==> flow/design.v <==
module ALU(Zero, ALU_Result, InputData1, InputData2, shamt, ALU_Control);
input [31:0] InputData1, InputData2;
input [4:0] shamt;
input [3:0] ALU_Control;
output Zero;
output reg [31:0] ALU_Result;
assign Zero = (ALU_Result == 0) ? 1 : 0;
always @ (*)
begin
	case(ALU_Control)
		4'd1: begin 
			ALU_Result <= InputData1+InputData2;
		       end
		4'd2: begin 
			ALU_Result <= InputData1-InputData2;
		       end
		4'd3: begin 
			ALU_Result <= InputData2 << shamt;
		       end
		4'd4: begin 
			ALU_Result <= InputData2 >> shamt;
		       end
		4'd5: begin 
			ALU_Result <= InputData1&InputData2;
		       end
		4'd6: begin 
			ALU_Result <= InputData1|InputData2;
		       end
		4'd7: begin 
			ALU_Result <= ~(InputData1|InputData2);
		       end
		4'd8: begin 
			ALU_Result <= (InputData1<InputData2)? 1 : 0;
		       end
		4'd9: begin
			ALU_Result <= (InputData1 < InputData2);
		       end
		default: ALU_Result <= 0;
	endcase
end
endmodule
module ALU_Controller(ALU_Control,ALUOP,Function);
output reg [3:0] ALU_Control;
input wire [5:0] ALUOP;
input wire [5:0] Function;
always @ (*)
begin
	ALU_Control = 4'd0;	 
	case(ALUOP)
		6'h0:  
		begin
			case(Function)
				6'h20: ALU_Control = 4'd1;	 
				6'h22: ALU_Control = 4'd2;	 
				6'h0: ALU_Control = 4'd3;	 
				6'h2: ALU_Control = 4'd4;	 
				6'h24: ALU_Control = 4'd5;	 
				6'h25: ALU_Control = 4'd6;	 
				6'h27: ALU_Control = 4'd7;	 
				6'h2B: ALU_Control = 4'd8;	 
				6'h2A: ALU_Control = 4'd9;	 
			endcase
		end
		6'h8: ALU_Control = 4'd1;	 
		6'h23: ALU_Control = 4'd1;	 
		6'h21: ALU_Control = 4'd1;	 
		6'h25: ALU_Control = 4'd1;	 
		6'h2B: ALU_Control = 4'd1;	 
		6'hC : ALU_Control = 4'd5;	 
		6'hD : ALU_Control = 4'd6;	 
		6'h4 : ALU_Control = 4'd2;	 
	endcase
end  
endmodule
module SignExtender(ExtendedValue,HalfWord,Unsigned);
output reg [31:0]ExtendedValue;
input wire [15:0]HalfWord;
input wire Unsigned;
always @ (*) begin
	ExtendedValue[15:0] <= HalfWord;
	if(Unsigned==1)
		ExtendedValue[31:16] <= 0;
	else
		ExtendedValue[31:16] <= { 16 { HalfWord[15] } };
end
endmodule
module control_unit (
			beq, shift, aluSrc, regDst, memToReg,
			regWrite, memWrite, memRead, loadFullWord, loadSigned,
			instrOpCode, instrFunct);
	input [5:0] instrOpCode, instrFunct;
	output beq, shift, aluSrc, regDst, memToReg;
	output regWrite, memWrite, memRead, loadFullWord, loadSigned;
	assign beq = (instrOpCode == 6'h4);  
	assign shift = (instrOpCode == 6'h0) & (instrFunct == 6'h0 | instrFunct == 6'h2);  
	assign aluSrc = (instrOpCode == 6'h23 | instrOpCode == 6'h2B		 
			| instrOpCode == 6'h21 | instrOpCode == 6'h25		 
			| instrOpCode == 6'h8);					 
	assign regDst = ~aluSrc;
	assign regWrite = (instrOpCode != 6'h2B & instrOpCode != 6'h4);  
	assign memWrite = (instrOpCode == 6'h2B);  
	assign memRead = (instrOpCode == 6'h23 | instrOpCode == 6'h21 | instrOpCode == 6'h25);
	assign loadFullWord = (instrOpCode == 6'h23);
	assign loadSigned = (instrOpCode == 6'h23 | instrOpCode == 6'h21);
	assign memToReg = memRead;
endmodule
module fwd_unit(fwdA, fwdB,
		instrRs_E, instrRt_E, writeReg_M, writeReg_WB, regWrite_M, regWrite_WB);
	input [4:0] instrRs_E, instrRt_E, writeReg_M, writeReg_WB;
	input regWrite_M, regWrite_WB;
	output [1:0] fwdA, fwdB;
	wire fwd_ALU_A, fwd_Full_A;
	wire fwd_ALU_B, fwd_Full_B;
	wire fwd_ALU, fwd_Full;
	assign fwdA = { fwd_ALU_A, fwd_Full_A };
	assign fwdB = { fwd_ALU_B, fwd_Full_B };
	assign fwd_ALU = regWrite_M & (writeReg_M != 5'd0);
	assign fwd_Full = regWrite_WB & (writeReg_WB != 5'd0);
	assign fwd_ALU_A = fwd_ALU & (instrRs_E == writeReg_M);
	assign fwd_ALU_B = fwd_ALU & (instrRt_E == writeReg_M);
	assign fwd_Full_A = fwd_Full & (instrRs_E == writeReg_WB) & ~fwd_ALU_A;
	assign fwd_Full_B = fwd_Full & (instrRt_E == writeReg_WB) & ~fwd_ALU_B;
endmodule
module mux_4_x_32 (out, in0, in1, in2, in3, defaultWire, sel);
	input [1:0] sel;
	input [31:0] in0, in1, in2, in3, defaultWire;
	output reg [31:0] out;
	always @(*) begin
		case (sel)
			00: out <= in0;
			01: out <= in1;
			10: out <= in2;
			11: out <= in3;
			default: out <= defaultWire;
		endcase
	end
endmodule
module register_32 (wordOut, wordIn, write, reset, clk);
	input write, reset, clk;
	input [31:0] wordIn;
	output reg [31:0] wordOut;
	always @(posedge clk, posedge reset) begin
		if(reset) wordOut <= 32'd0;
		else if(write) wordOut <= wordIn;
	end
endmodule
module register_5 (wordOut, wordIn, write, reset, clk);
	input write, reset, clk;
	input [4:0] wordIn;
	output reg [4:0] wordOut;
	always @(posedge clk, posedge reset) begin
		if(reset) wordOut <= 4'd0;
		else if(write) wordOut <= wordIn;
	end
endmodule
module D_FlipFlop (bitOut, bitIn, write, reset, clk);
	input write, reset, clk;
	input bitIn;
	output reg bitOut;
	always @(posedge clk, posedge reset) begin
		if(reset) bitOut <= 1'd0;
		else if(write) bitOut <= bitIn;
	end
endmodule
module IF_ID_ppreg (instrOut, pcPlus4Out, instrIn, pcPlus4In, write, reset, clk);
	input write, reset, clk;
	input [31:0] instrIn, pcPlus4In;
	output [31:0] instrOut, pcPlus4Out;
	register_32 instrReg (instrOut, instrIn, write, reset, clk);
	register_32 pcPlus4Reg (pcPlus4Out, pcPlus4In, write, reset, clk);
endmodule
module ID_EXE_ppreg (
	pcPlus4Out, pcPlus4In, syscallOut, syscallIn,
	instrRsOut, instrRsIn, instrRtOut, instrRtIn, instrRdOut, instrRdIn,
	imm32Out, imm32In, shamtOut, shamtIn,
	regData1Out, regData1In, regData2Out, regData2In,
	aluOpOut, aluOpIn, aluSrcOut, aluSrcIn, shiftOut, shiftIn,
	regDstOut, regDstIn, regWriteOut, regWriteIn,
	branchOut, branchIn, memToRegOut, memToRegIn,
	memWriteOut, memWriteIn, memReadOut, memReadIn,
	loadFullWordOut, loadFullWordIn, loadSignedOut, loadSignedIn,
	write, reset, clk);
	input write, reset, clk;
	input [31:0] pcPlus4In, imm32In, regData1In, regData2In;
	input [4:0] instrRsIn, instrRtIn, instrRdIn, shamtIn;
	input [3:0] aluOpIn;
	input aluSrcIn, shiftIn, regDstIn, regWriteIn, branchIn, memToRegIn;
	input memWriteIn, memReadIn, loadFullWordIn, loadSignedIn;
	input syscallIn;
	output [31:0] pcPlus4Out, imm32Out, regData1Out, regData2Out;
	output [4:0] instrRsOut, instrRtOut, instrRdOut, shamtOut;
	output [3:0] aluOpOut;
	output aluSrcOut, shiftOut, regDstOut, regWriteOut, branchOut, memToRegOut;
	output memWriteOut, memReadOut, loadFullWordOut, loadSignedOut;
	output syscallOut;
	wire [4:0] aluOpIn5, aluOpOut5;
	assign aluOpOut = aluOpOut5[3:0];
	assign aluOpIn5 = { 1'd0, aluOpIn };
	register_32 pcPlus4Reg (pcPlus4Out, pcPlus4In, write, reset, clk);
	register_32 imm32Reg (imm32Out, imm32In, write, reset, clk);
	register_32 regData1Reg (regData1Out, regData1In, write, reset, clk);
	register_32 regData2Reg (regData2Out, regData2In, write, reset, clk);
	register_5 instrRsReg (instrRsOut, instrRsIn, write, reset, clk);
	register_5 instrRtReg (instrRtOut, instrRtIn, write, reset, clk);
	register_5 instrRdReg (instrRdOut, instrRdIn, write, reset, clk);
	register_5 shamtReg (shamtOut, shamtIn, write, reset, clk);
	register_5 aluOpReg (aluOpOut5, aluOpIn5, write, reset, clk);
	D_FlipFlop aluSrcFF	(aluSrcOut, aluSrcIn, write, reset, clk);
	D_FlipFlop shiftFF	(shiftOut, shiftIn, write, reset, clk);
	D_FlipFlop regDstFF	(regDstOut, regDstIn, write, reset, clk);
	D_FlipFlop regWriteFF	(regWriteOut, regWriteIn, write, reset, clk);
	D_FlipFlop branchFF	(branchOut, branchIn, write, reset, clk);
	D_FlipFlop memToRegFF	(memToRegOut, memToRegIn, write, reset, clk);
	D_FlipFlop memWriteFF	(memWriteOut, memWriteIn, write, reset, clk);
	D_FlipFlop memReadFF	(memReadOut, memReadIn, write, reset, clk);
	D_FlipFlop loadFullWord	(loadFullWordOut, loadFullWordIn, write, reset, clk);
	D_FlipFlop loadSignedFF	(loadSignedOut, loadSignedIn, write, reset, clk);
	D_FlipFlop syscallFF	(syscallOut, syscallIn, write, reset, clk);
endmodule
module EXE_MEM_ppreg (
	syscallOut, syscallIn,
	regData2Out, regData2In, aluResultOut, aluResultIn,
	writeRegOut, writeRegIn,
	regWriteOut, regWriteIn, memToRegOut, memToRegIn,
	memWriteOut, memWriteIn, memReadOut, memReadIn,
	loadFullWordOut, loadFullWordIn, loadSignedOut, loadSignedIn,
	write, reset, clk);
	input write, reset, clk;
	input [31:0] regData2In, aluResultIn;
	input [4:0] writeRegIn;
	input regWriteIn, memToRegIn;
	input memWriteIn, memReadIn, loadFullWordIn, loadSignedIn;
	input syscallIn;
	output [31:0] regData2Out, aluResultOut;
	output [4:0] writeRegOut;
	output regWriteOut, memToRegOut;
	output memWriteOut, memReadOut, loadFullWordOut, loadSignedOut;
	output syscallOut;
	register_32 regData2Reg (regData2Out, regData2In, write, reset, clk);
	register_32 aluResultReg (aluResultOut, aluResultIn, write, reset, clk);
	register_5 writeRegReg (writeRegOut, writeRegIn, write, reset, clk);
	D_FlipFlop regWriteFF	(regWriteOut, regWriteIn, write, reset, clk);
	D_FlipFlop memToRegFF	(memToRegOut, memToRegIn, write, reset, clk);
	D_FlipFlop memWriteFF	(memWriteOut, memWriteIn, write, reset, clk);
	D_FlipFlop memReadFF	(memReadOut, memReadIn, write, reset, clk);
	D_FlipFlop loadFullWord	(loadFullWordOut, loadFullWordIn, write, reset, clk);
	D_FlipFlop loadSignedFF	(loadSignedOut, loadSignedIn, write, reset, clk);
	D_FlipFlop syscallFF	(syscallOut, syscallIn, write, reset, clk);
endmodule
module MEM_WB_ppreg (
	syscallOut, syscallIn,
	memDataOut, memDataIn, aluResultOut, aluResultIn,
	writeRegOut, writeRegIn,
	regWriteOut, regWriteIn, memToRegOut, memToRegIn,
	write, reset, clk);
	input write, reset, clk;
	input [31:0] memDataIn, aluResultIn;
	input [4:0] writeRegIn;
	input regWriteIn, memToRegIn;
	input syscallIn;
	output [31:0] memDataOut, aluResultOut;
	output [4:0] writeRegOut;
	output regWriteOut, memToRegOut;
	output syscallOut;
	register_32 memDataReg (memDataOut, memDataIn, write, reset, clk);
	register_32 aluResultReg (aluResultOut, aluResultIn, write, reset, clk);
	register_5 writeRegReg (writeRegOut, writeRegIn, write, reset, clk);
	D_FlipFlop regWriteFF	(regWriteOut, regWriteIn, write, reset, clk);
	D_FlipFlop memToRegFF	(memToRegOut, memToRegIn, write, reset, clk);
	D_FlipFlop syscallFF	(syscallOut, syscallIn, write, reset, clk);
endmodule
module RegisterFile(ReadData1,ReadData2,ReadReg1,ReadReg2,WriteReg,WriteData,RegWriteSignal,clk);
    input [4:0] ReadReg1, ReadReg2, WriteReg;
    input [31:0] WriteData;
    input clk, RegWriteSignal;
    output [31:0] ReadData1, ReadData2;
    reg [31:0] Registers[31:0];
	assign ReadData1 = (ReadReg1 == 0) ? 32'd0 : Registers[ReadReg1];
	assign ReadData2 = (ReadReg2 == 0) ? 32'd0 : Registers[ReadReg2];
    always @ (posedge clk)
    begin
        if(RegWriteSignal==1)
            Registers[WriteReg] <= WriteData; 
    end
endmodule
module mips_core (
	input         clk,
	input         rst,           
	output [31:0] imem_addr,     
	input  [31:0] imem_rdata,    
	output [31:0] dmem_addr,     
	output [31:0] dmem_wdata,    
	output        dmem_we,       
	input  [31:0] dmem_rdata,    
	output        halt           
);
	wire pipeReset = rst;
	wire pipeWrite = 1'b1;
	wire syscall_D, syscall_E, syscall_M, syscall_W;
	wire [31:0] pcValue, pcNext;
	wire [31:0] pcPlus4_F, pcPlus4_D, pcPlus4_E;
	wire [31:0] pcOffsetNextInst_E;
	wire pcSrc;
	wire [31:0] instruction, instruction_D;
	wire [5:0] instrOpCode, instrFunct;
	wire [15:0] instrImm;
	wire [4:0] instrRs, instrRs_E;
	wire [4:0] instrRt, instrRt_E;
	wire [4:0] instrRd, instrRd_E;
	wire [4:0] instrShamt;
	wire [31:0] imm32_D, imm32_E;
	wire [31:0] regData1, regData1_E;
	wire [31:0] regData2, regData2_E, regData2_M;
	wire [31:0] writeData;
	wire [4:0] readReg1, readReg2;
	wire [4:0] writeReg_E, writeReg_M, writeReg;
	wire regWrite_D, regWrite_E, regWrite_M, regWrite;
	wire [31:0] aluOprd1, aluOprd2_FWD, aluOprd2;
	wire [4:0] aluShamt;
	wire [3:0] aluOp_D, aluOp;
	wire [31:0] aluResult, aluResult_M, aluResult_W;
	wire aluZero;
	wire [31:0] memDataOut, memDataOut_W;
	wire memWrite_D, memRead_D, loadFullWord_D, loadSigned_D;
	wire memWrite_E, memRead_E, loadFullWord_E, loadSigned_E;
	wire memWrite_M, memRead_M, loadFullWord_M, loadSigned_M;
	wire branch_D, aluSrc_D, regDst_D;
	wire branch_E, aluSrc_E, regDst_E;
	wire memToReg_D, memToReg_E, memToReg_M, memToReg_W;
	wire shift_D, shift_E;
	wire [1:0] fwdA, fwdB;
	assign pcPlus4_F = pcValue + 4;
	assign pcOffsetNextInst_E = pcPlus4_E + (imm32_E << 2);
	assign pcSrc = branch_E & aluZero;
	assign pcNext = pcSrc ? pcOffsetNextInst_E : pcPlus4_F;
	assign imem_addr = pcValue;
	assign instruction = imem_rdata;
	assign instrOpCode = instruction_D[31:26];
	assign instrRs = instruction_D[25:21];
	assign instrRt = instruction_D[20:16];
	assign instrRd = instruction_D[15:11];
	assign instrFunct = instruction_D[5:0];
	assign instrShamt = instruction_D[10:6];
	assign instrImm = instruction_D[15:0];
	assign syscall_D = (instruction_D == 32'h0000000c);
	SignExtender offsetSignExtender (imm32_D, instrImm, 1'b0);
	assign readReg1 = instrRs;
	assign readReg2 = instrRt;
	assign aluOprd2 = aluSrc_E ? imm32_E : aluOprd2_FWD;
	mux_4_x_32 aluOprd1_fwdMux (aluOprd1, regData1_E, writeData, aluResult_M, 32'd0, regData1_E, fwdA);
	mux_4_x_32 aluOprd2_fwdMux (aluOprd2_FWD, regData2_E, writeData, aluResult_M, 32'd0, regData2_E, fwdB);
	assign writeReg_E = regDst_E ? instrRd_E : instrRt_E;
	assign dmem_addr = aluResult_M;
	assign dmem_wdata = regData2_M;
	assign dmem_we = memWrite_M;
	assign memDataOut[15:0] = dmem_rdata[15:0];
	assign memDataOut[31:16] = loadFullWord_M ? dmem_rdata[31:16] :
				   loadSigned_M ? {16{dmem_rdata[15]}} : 16'd0;
	assign writeData = memToReg_W ? memDataOut_W : aluResult_W;
	assign halt = syscall_W;
	register_32	PC (pcValue, pcNext, pipeWrite, pipeReset, clk);
	RegisterFile	reg_file (regData1, regData2, readReg1, readReg2, writeReg, writeData, regWrite, clk);
	ALU		alu (aluZero, aluResult, aluOprd1, aluOprd2, aluShamt, aluOp);
	ALU_Controller	aluControl (aluOp_D, instrOpCode, instrFunct);
	control_unit	CU (branch_D, shift_D, aluSrc_D, regDst_D, memToReg_D, regWrite_D,
				memWrite_D, memRead_D, loadFullWord_D, loadSigned_D,
				instrOpCode, instrFunct);
	fwd_unit	FU (fwdA, fwdB, instrRs_E, instrRt_E, writeReg_M, writeReg, regWrite_M, regWrite);
	IF_ID_ppreg IF_ID (instruction_D, pcPlus4_D, instruction, pcPlus4_F, pipeWrite, pipeReset, clk);
	ID_EXE_ppreg ID_EXE (
		pcPlus4_E, pcPlus4_D, syscall_E, syscall_D,
		instrRs_E, instrRs, instrRt_E, instrRt, instrRd_E, instrRd,
		imm32_E, imm32_D, aluShamt, instrShamt,
		regData1_E, regData1, regData2_E, regData2,
		aluOp, aluOp_D, aluSrc_E, aluSrc_D, shift_E, shift_D,
		regDst_E, regDst_D, regWrite_E, regWrite_D, branch_E, branch_D, memToReg_E, memToReg_D,
		memWrite_E, memWrite_D, memRead_E, memRead_D,
		loadFullWord_E, loadFullWord_D, loadSigned_E, loadSigned_D,
		pipeWrite, pipeReset, clk);
	EXE_MEM_ppreg EXE_MEM (
		syscall_M, syscall_E,
		regData2_M, regData2_E, aluResult_M, aluResult,
		writeReg_M, writeReg_E,
		regWrite_M, regWrite_E, memToReg_M, memToReg_E,
		memWrite_M, memWrite_E, memRead_M, memRead_E,
		loadFullWord_M, loadFullWord_E, loadSigned_M, loadSigned_E,
		pipeWrite, pipeReset, clk);
	MEM_WB_ppreg MEM_WB (
		syscall_W, syscall_M,
		memDataOut_W, memDataOut, aluResult_W, aluResult_M,
		writeReg, writeReg_M,
		regWrite, regWrite_M, memToReg_W, memToReg_M,
		pipeWrite, pipeReset, clk);
endmodule
# Tool chain data of mips_core
# What the tools print for mips_core, step after step.
# Lines are those of the file above, counted from 1.
# Library cell names are shortened.
# A cell with n/a has no value.
# setup
top_module,mips_core
clock,clk
library,sky130hd
corner,tt_025C_1v80

# Word level
# Yosys after proc, flatten, opt, wreduce and memory -nomap, before mapping. Enables and synchronous resets that opt folds into registers are not counted as muxes. Memory bits, and registers merged into a memory's read port (data or address), are not among the register bits. Print and check cells are not counted.
# Yosys's memory passes give these memory sizes; they may raise the number of words (mostly to a power of two), join words into wider ones and drop unused or constant bits.
# word_totals
reg_bits,388
clocked_rd_ports_x_width,0
mem_bits_ro,0
input_bits,66
out_inout_bits,98
word_cells,127
mem_count,1
mem_bits_rw,1024
latchBits,0
# memory_table
name,words,word_bits,rd,wr,line_no,text
reg_file.Registers,32,32,2,1,277,reg [31:0] Registers[31:0];
# classes
shift,2
add_sub_neg,4
logic,22
muxes,18
equal,34
n_reduce_logical,8
cmp,2
multipliers,0
div,0
# ops
op,n
32-bit parallel mux with 9-bit select,1
32-bit 2-to-1 mux,8
6-bit == test (second input constant),11
32-bit adder,2
32-bit < comparator,2
4-bit parallel mux with 9-bit select,1
32-bit by 3-bit adder with 32-bit output (second input constant),1
32-bit subtractor,1
32-bit AND,1
32-bit OR,1
32-bit by 4-bit == test with 1-bit output (second input constant),1
32-bit by 5-bit << shifter with 32-bit output,1
32-bit by 5-bit >> shifter with 32-bit output,1
32-bit NOT,1
32-bit zero test,1
16-bit 2-to-1 mux,2
5-bit == test,4
4-bit parallel mux with 5-bit select,1
6-bit by 4-bit == test with 1-bit output (second input constant),3
4-bit by 3-bit == test with 1-bit output (second input constant),4
6-bit zero test,2
1-bit AND,10
5-bit zero test,2
5-bit nonzero test,2
5-bit 2-to-1 mux,2
4-bit by 2-bit == test with 1-bit output (second input constant),2
4-bit == test (second input constant),2
1-bit OR,6
# Other operator kinds: 9; their cells: 14.

# Longest topological paths
# Yosys ltp: most cells in a row. Word level: on the elaborated netlist, between registers, memories and ports. Mapped: between sequential cells and ports; inverters and the memories' decode and read muxes count.
# depth
depth_word,15
abc_area,0
depth_mapped,29
mapped_depth_nobuf,26

# Netlist
# The flow's flattened synthesis, as Yosys stat reports it; memories are mapped. The netlist is that of the ABC_AREA named above (0 if unset); the other value can give another one.
# Totals and module areas in this step are rounded.
# types
cell_type,n,type_area_um2
edfxtp_1,1024,3.07E+04
mux4_2,648,1.46E+04
dfrtp_1,378,9.46E+03
ha_1,131,1.64E+03
mux2i_1,135,1.35E+03
nor2_1,290,1.09E+03
nand2_1,221,829.546
a21oi_1,162,810.778
clkbuf_1,202,758.227
mux2_2,55,619.344
nand3_1,111,555.533
inv_1,147,551.779
o21ai_0,109,545.523
xnor2_1,52,455.437
mux2_4,28,420.403
xor2_1,35,306.544
nor3_1,59,295.283
buf_1,77,289.027
# Other cell types: 75; their cells: 615.
# mapped
buffers,301
ff_cells,1402
stdcells,4479
mapped_area_um2,70000
seq_area_um2,40000
# The figures by module come from a second, unflattened synthesis with its own total; it is not the netlist above.
# hier_totals
cells_unflattened,5555
area_unflattened_um2,80000
# Rows give one instance, submodules left out.
# modules
mod,mod_seq_area_um2,area_um2,instances,n_cells
RegisterFile,31000,47000,1,2400
register_32,800,1300,11,69
ALU,0.0,9800,1,1405
mips_core,0.0,3500,1,514
mux_4_x_32,0.0,710,2,107
register_5,130,190,7,11
D_FlipFlop,25,44,21,3
fwd_unit,0.0,290,1,38
SignExtender,0.0,250,1,32
ALU_Controller,0.0,220,1,32
control_unit,0.0,130,1,20
ID_EXE_ppreg,0.0,3.8,1,1
EXE_MEM_ppreg,0.0,0.0,1,0
IF_ID_ppreg,0.0,0.0,1,0
MEM_WB_ppreg,0.0,0.0,1,0

# Path before layout
# Path of least setup slack by OpenSTA after synthesis, without wires, with an ideal clock, recovery checks aside; 20% of the period is set as input and as output delay. Where synthesis merged equal registers, the netlist keeps one of their names.
# synth_path
path_type,reg2reg
start,reg MEM_WB.writeRegReg.wordOut[1]
end,reg PC.wordOut[10]
n_path_buf,4
tclk_ns,10.0
arrival_ns,6.493
t_first_pin_ns,0.000
slack_ns,3.382
setup_ns,0.125
path_stages,28
path_delay_ns,6.618
required_ns,9.875
synth_period_reached_ns,6.618
# "path_delay_ns" = arrival - input delay + setup time.
# "path_stages" counts driving pins, that of a launching flip-flop among them; a cell with two outputs on the path counts twice.
# "synth_period_reached_ns" is the clock period less the worst setup slack; recovery checks do not enter. This is arithmetic on one report: input and output delays are still those of the set period (20% each).
# Between the ends stands the longest chain of elaborated cells between them, by number of cells; it is not shown to be the way that was timed. Of several equally long chains one is given.
# A line is the first line of the expression or statement that the cell stems from. Yosys adds cells for indexed reads and writes and turns some case tables into memories.
# synth_via
cell_sequence,dfrtp_1 -> buf_2 -> xnor2_1 -> nand2_1 -> or4_1 -> buf_2 -> buf_6 -> or4_1 -> nand3_1 -> ha_1 -> inv_1 -> fa_1 -> nor2b_1 -> o31ai_1 -> a211o_1 -> a2111oi_0 -> nor3_1 -> o21ai_1 -> o211ai_1 -> a21oi_1 -> nor4b_1 -> o221ai_1 -> or3b_2 -> and4b_1 -> nand3b_1 -> nor4_4 -> buf_6 -> mux2_4
elab_chain_len,14
cone_cells,28
cone_classes,add/sub: 2; compare: 2; eq/ne: 4; shift: 2; mux: 7; logic: 9; reduce/logical: 2
# synth_lines
element,line_no,text
"start, declared",150,output reg [4:0] wordOut;
"start, assigned",152,if(reset) wordOut <= 4'd0;
"start, assigned",153,else if(write) wordOut <= wordIn;
5-bit nonzero test,118,assign fwd_Full = regWrite_WB & (writeReg_WB != 5'd0);
1-bit AND,118,
1-bit AND x2,122,assign fwd_Full_B = fwd_Full & (instrRt_E == writeReg_WB) & ~fwd_ALU_B;
2-bit by 1-bit == test with 1-bit output,129,case (sel)
32-bit 2-to-1 mux,129,
32-bit 2-to-1 mux,349,assign aluOprd2 = aluSrc_E ? imm32_E : aluOprd2_FWD;
32-bit OR,30,ALU_Result <= ~(InputData1|InputData2);
32-bit NOT,30,
32-bit parallel mux with 9-bit select,10,case(ALU_Control)
32-bit zero test,7,assign Zero = (ALU_Result == 0) ? 1 : 0;
1-bit 2-to-1 mux,7,
1-bit AND,334,assign pcSrc = branch_E & aluZero;
32-bit 2-to-1 mux,335,assign pcNext = pcSrc ? pcOffsetNextInst_E : pcPlus4_F;
"end, assigned",143,if(reset) wordOut <= 32'd0;
"end, assigned",144,else if(write) wordOut <= wordIn;
"end, declared",141,output reg [31:0] wordOut;
# Nets of the timed path that keep an RTL name, with a line that drives or declares them; the list need not be complete.
# synth_nets
signal,line_no
EXE_MEM.aluResultIn[22],10

# Path in the finished layout
# Path of least setup slack in the final report of flow run B (OpenROAD, finished layout, wires in). Where an end is a register, its clock arrival counts in the times.
# layout_path
path_type,reg2reg
start,reg EXE_MEM.writeRegReg.wordOut[0]
end,reg PC.wordOut[23]
tclk_ns,7.1
required_ns,7.79
arrival_ns,7.65
setup_ns,0.11
path_stages,30
slack_ns,0.14
t_first_pin_ns,0.80
n_path_buf,9
# Between the ends stands the longest chain of elaborated cells between them, by number of cells; it is not shown to be the way that was timed. Of several equally long chains one is given.
# layout_via
cell_sequence,dfrtp_1 -> or4_4 -> o21ai_4 -> buf_4 -> nor4_4 -> buf_4 -> buf_12 -> nor3_1 -> o31ai_2 -> ha_1 -> buf_4 -> o21ai_0 -> o21ai_0 -> a31oi_2 -> o2111ai_1 -> nand4_1 -> a21oi_1 -> o31ai_1 -> buf_4 -> a211o_1 -> buf_4 -> a221o_1 -> o21ai_0 -> nand3_1 -> or2_4 -> nor4_4 -> buf_12 -> buf_4 -> buf_12 -> mux2_4
elab_chain_len,15
cone_cells,30
cone_classes,add/sub: 2; compare: 2; eq/ne: 4; shift: 2; mux: 7; logic: 11; reduce/logical: 2
# layout_lines
element,line_no,text
"start, declared",150,output reg [4:0] wordOut;
"start, assigned",152,if(reset) wordOut <= 4'd0;
"start, assigned",153,else if(write) wordOut <= wordIn;
5-bit nonzero test,117,assign fwd_ALU = regWrite_M & (writeReg_M != 5'd0);
1-bit AND,117,
1-bit AND,120,assign fwd_ALU_B = fwd_ALU & (instrRt_E == writeReg_M);
1-bit NOT,122,assign fwd_Full_B = fwd_Full & (instrRt_E == writeReg_WB) & ~fwd_ALU_B;
1-bit AND,122,
2-bit by 1-bit == test with 1-bit output,129,case (sel)
32-bit 2-to-1 mux,129,
32-bit 2-to-1 mux,349,assign aluOprd2 = aluSrc_E ? imm32_E : aluOprd2_FWD;
32-bit OR,30,ALU_Result <= ~(InputData1|InputData2);
32-bit NOT,30,
32-bit parallel mux with 9-bit select,10,case(ALU_Control)
32-bit zero test,7,assign Zero = (ALU_Result == 0) ? 1 : 0;
1-bit 2-to-1 mux,7,
1-bit AND,334,assign pcSrc = branch_E & aluZero;
32-bit 2-to-1 mux,335,assign pcNext = pcSrc ? pcOffsetNextInst_E : pcPlus4_F;
"end, assigned",143,if(reset) wordOut <= 32'd0;
"end, assigned",144,else if(write) wordOut <= wordIn;
"end, declared",141,output reg [31:0] wordOut;
# Nets of the timed path that keep an RTL name, with a line that drives or declares them; the list need not be complete.
# layout_nets
signal,line_no
EXE_MEM.aluResultIn[27],10

# Measured results for mips_core: 4 stored runs of the Yosys and OpenROAD flow on sky130hd. The settings differ; the order carries no meaning. The constraints put input and output delay at 20% of the set period each and load the outputs with 0.01 pF.
# "achieved_clock_period_ns" is the run's clock period less its worst setup slack. It is reckoned from that one timing run; input and output delays stay at 20% of the period that was set.
# "worst_path_ns" means the part of the period allowed to the worst setup path (the constraints hold back 20% at inputs and 20% at outputs) less its slack; where the path has registers, the arrival times of their clocks count too.
# By "final_power_mw" is meant OpenSTA's value without simulated activity: inputs other than the clock are taken to toggle once in ten clock periods, and the tool carries that through the logic.
# The measured numbers are rounded.
# Settings: . = not set for that run.
# Among the results, . means that no value is shown for the run.
setting or result,flow run A,flow run B,flow run C,flow run D
ABC_AREA,1,.,.,0
CELL_PAD_IN_SITES_DETAIL_PLACEMENT,2,.,.,0
CELL_PAD_IN_SITES_GLOBAL_PLACEMENT,0,.,.,2
CORE_ASPECT_RATIO,0.7,.,.,.
CORE_MARGIN,3,2,2,10
CORE_UTILIZATION,63,40,40,31
GPL_ROUTABILITY_DRIVEN,0,.,.,0
GPL_TIMING_DRIVEN,0,.,.,0
HOLD_SLACK_MARGIN,0.06,.,.,.
MAX_ROUTING_LAYER,met5,.,.,.
PLACE_DENSITY_LB_ADDON,0.14,.,.,.
SETUP_SLACK_MARGIN,-0.01,.,.,.
SLEW_MARGIN,25,20,20,35
period_ns,11.1,7.1,10.0,7.11
CAP_MARGIN,20,20,20,10
CTS_CLUSTER_DIAMETER,.,.,.,311
PLACE_DENSITY,.,.,.,0.62
synthArea_um2,.,70000,70000,70000
die_footprint_um2,.,180000,180000,250000
layout_stdcell_area_um2,.,82000,79000,86000
utilization_pct,.,47,46,38
final_setup_ws_ns,.,0.14,1.2,-0.085
total_negative_slack_ns,.,0.000,0.000,-1.7
ws_hold_ns,.,0.34,0.33,0.34
final_power_mw,.,23,16,24
achieved_clock_period_ns,.,6.961,8.849,7.195
worst_path_ns,.,6.96,8.85,7.19
worstPathKind,.,reg2reg,reg2reg,reg2reg
# Flow run A: no results, placement failed with DPL-0033
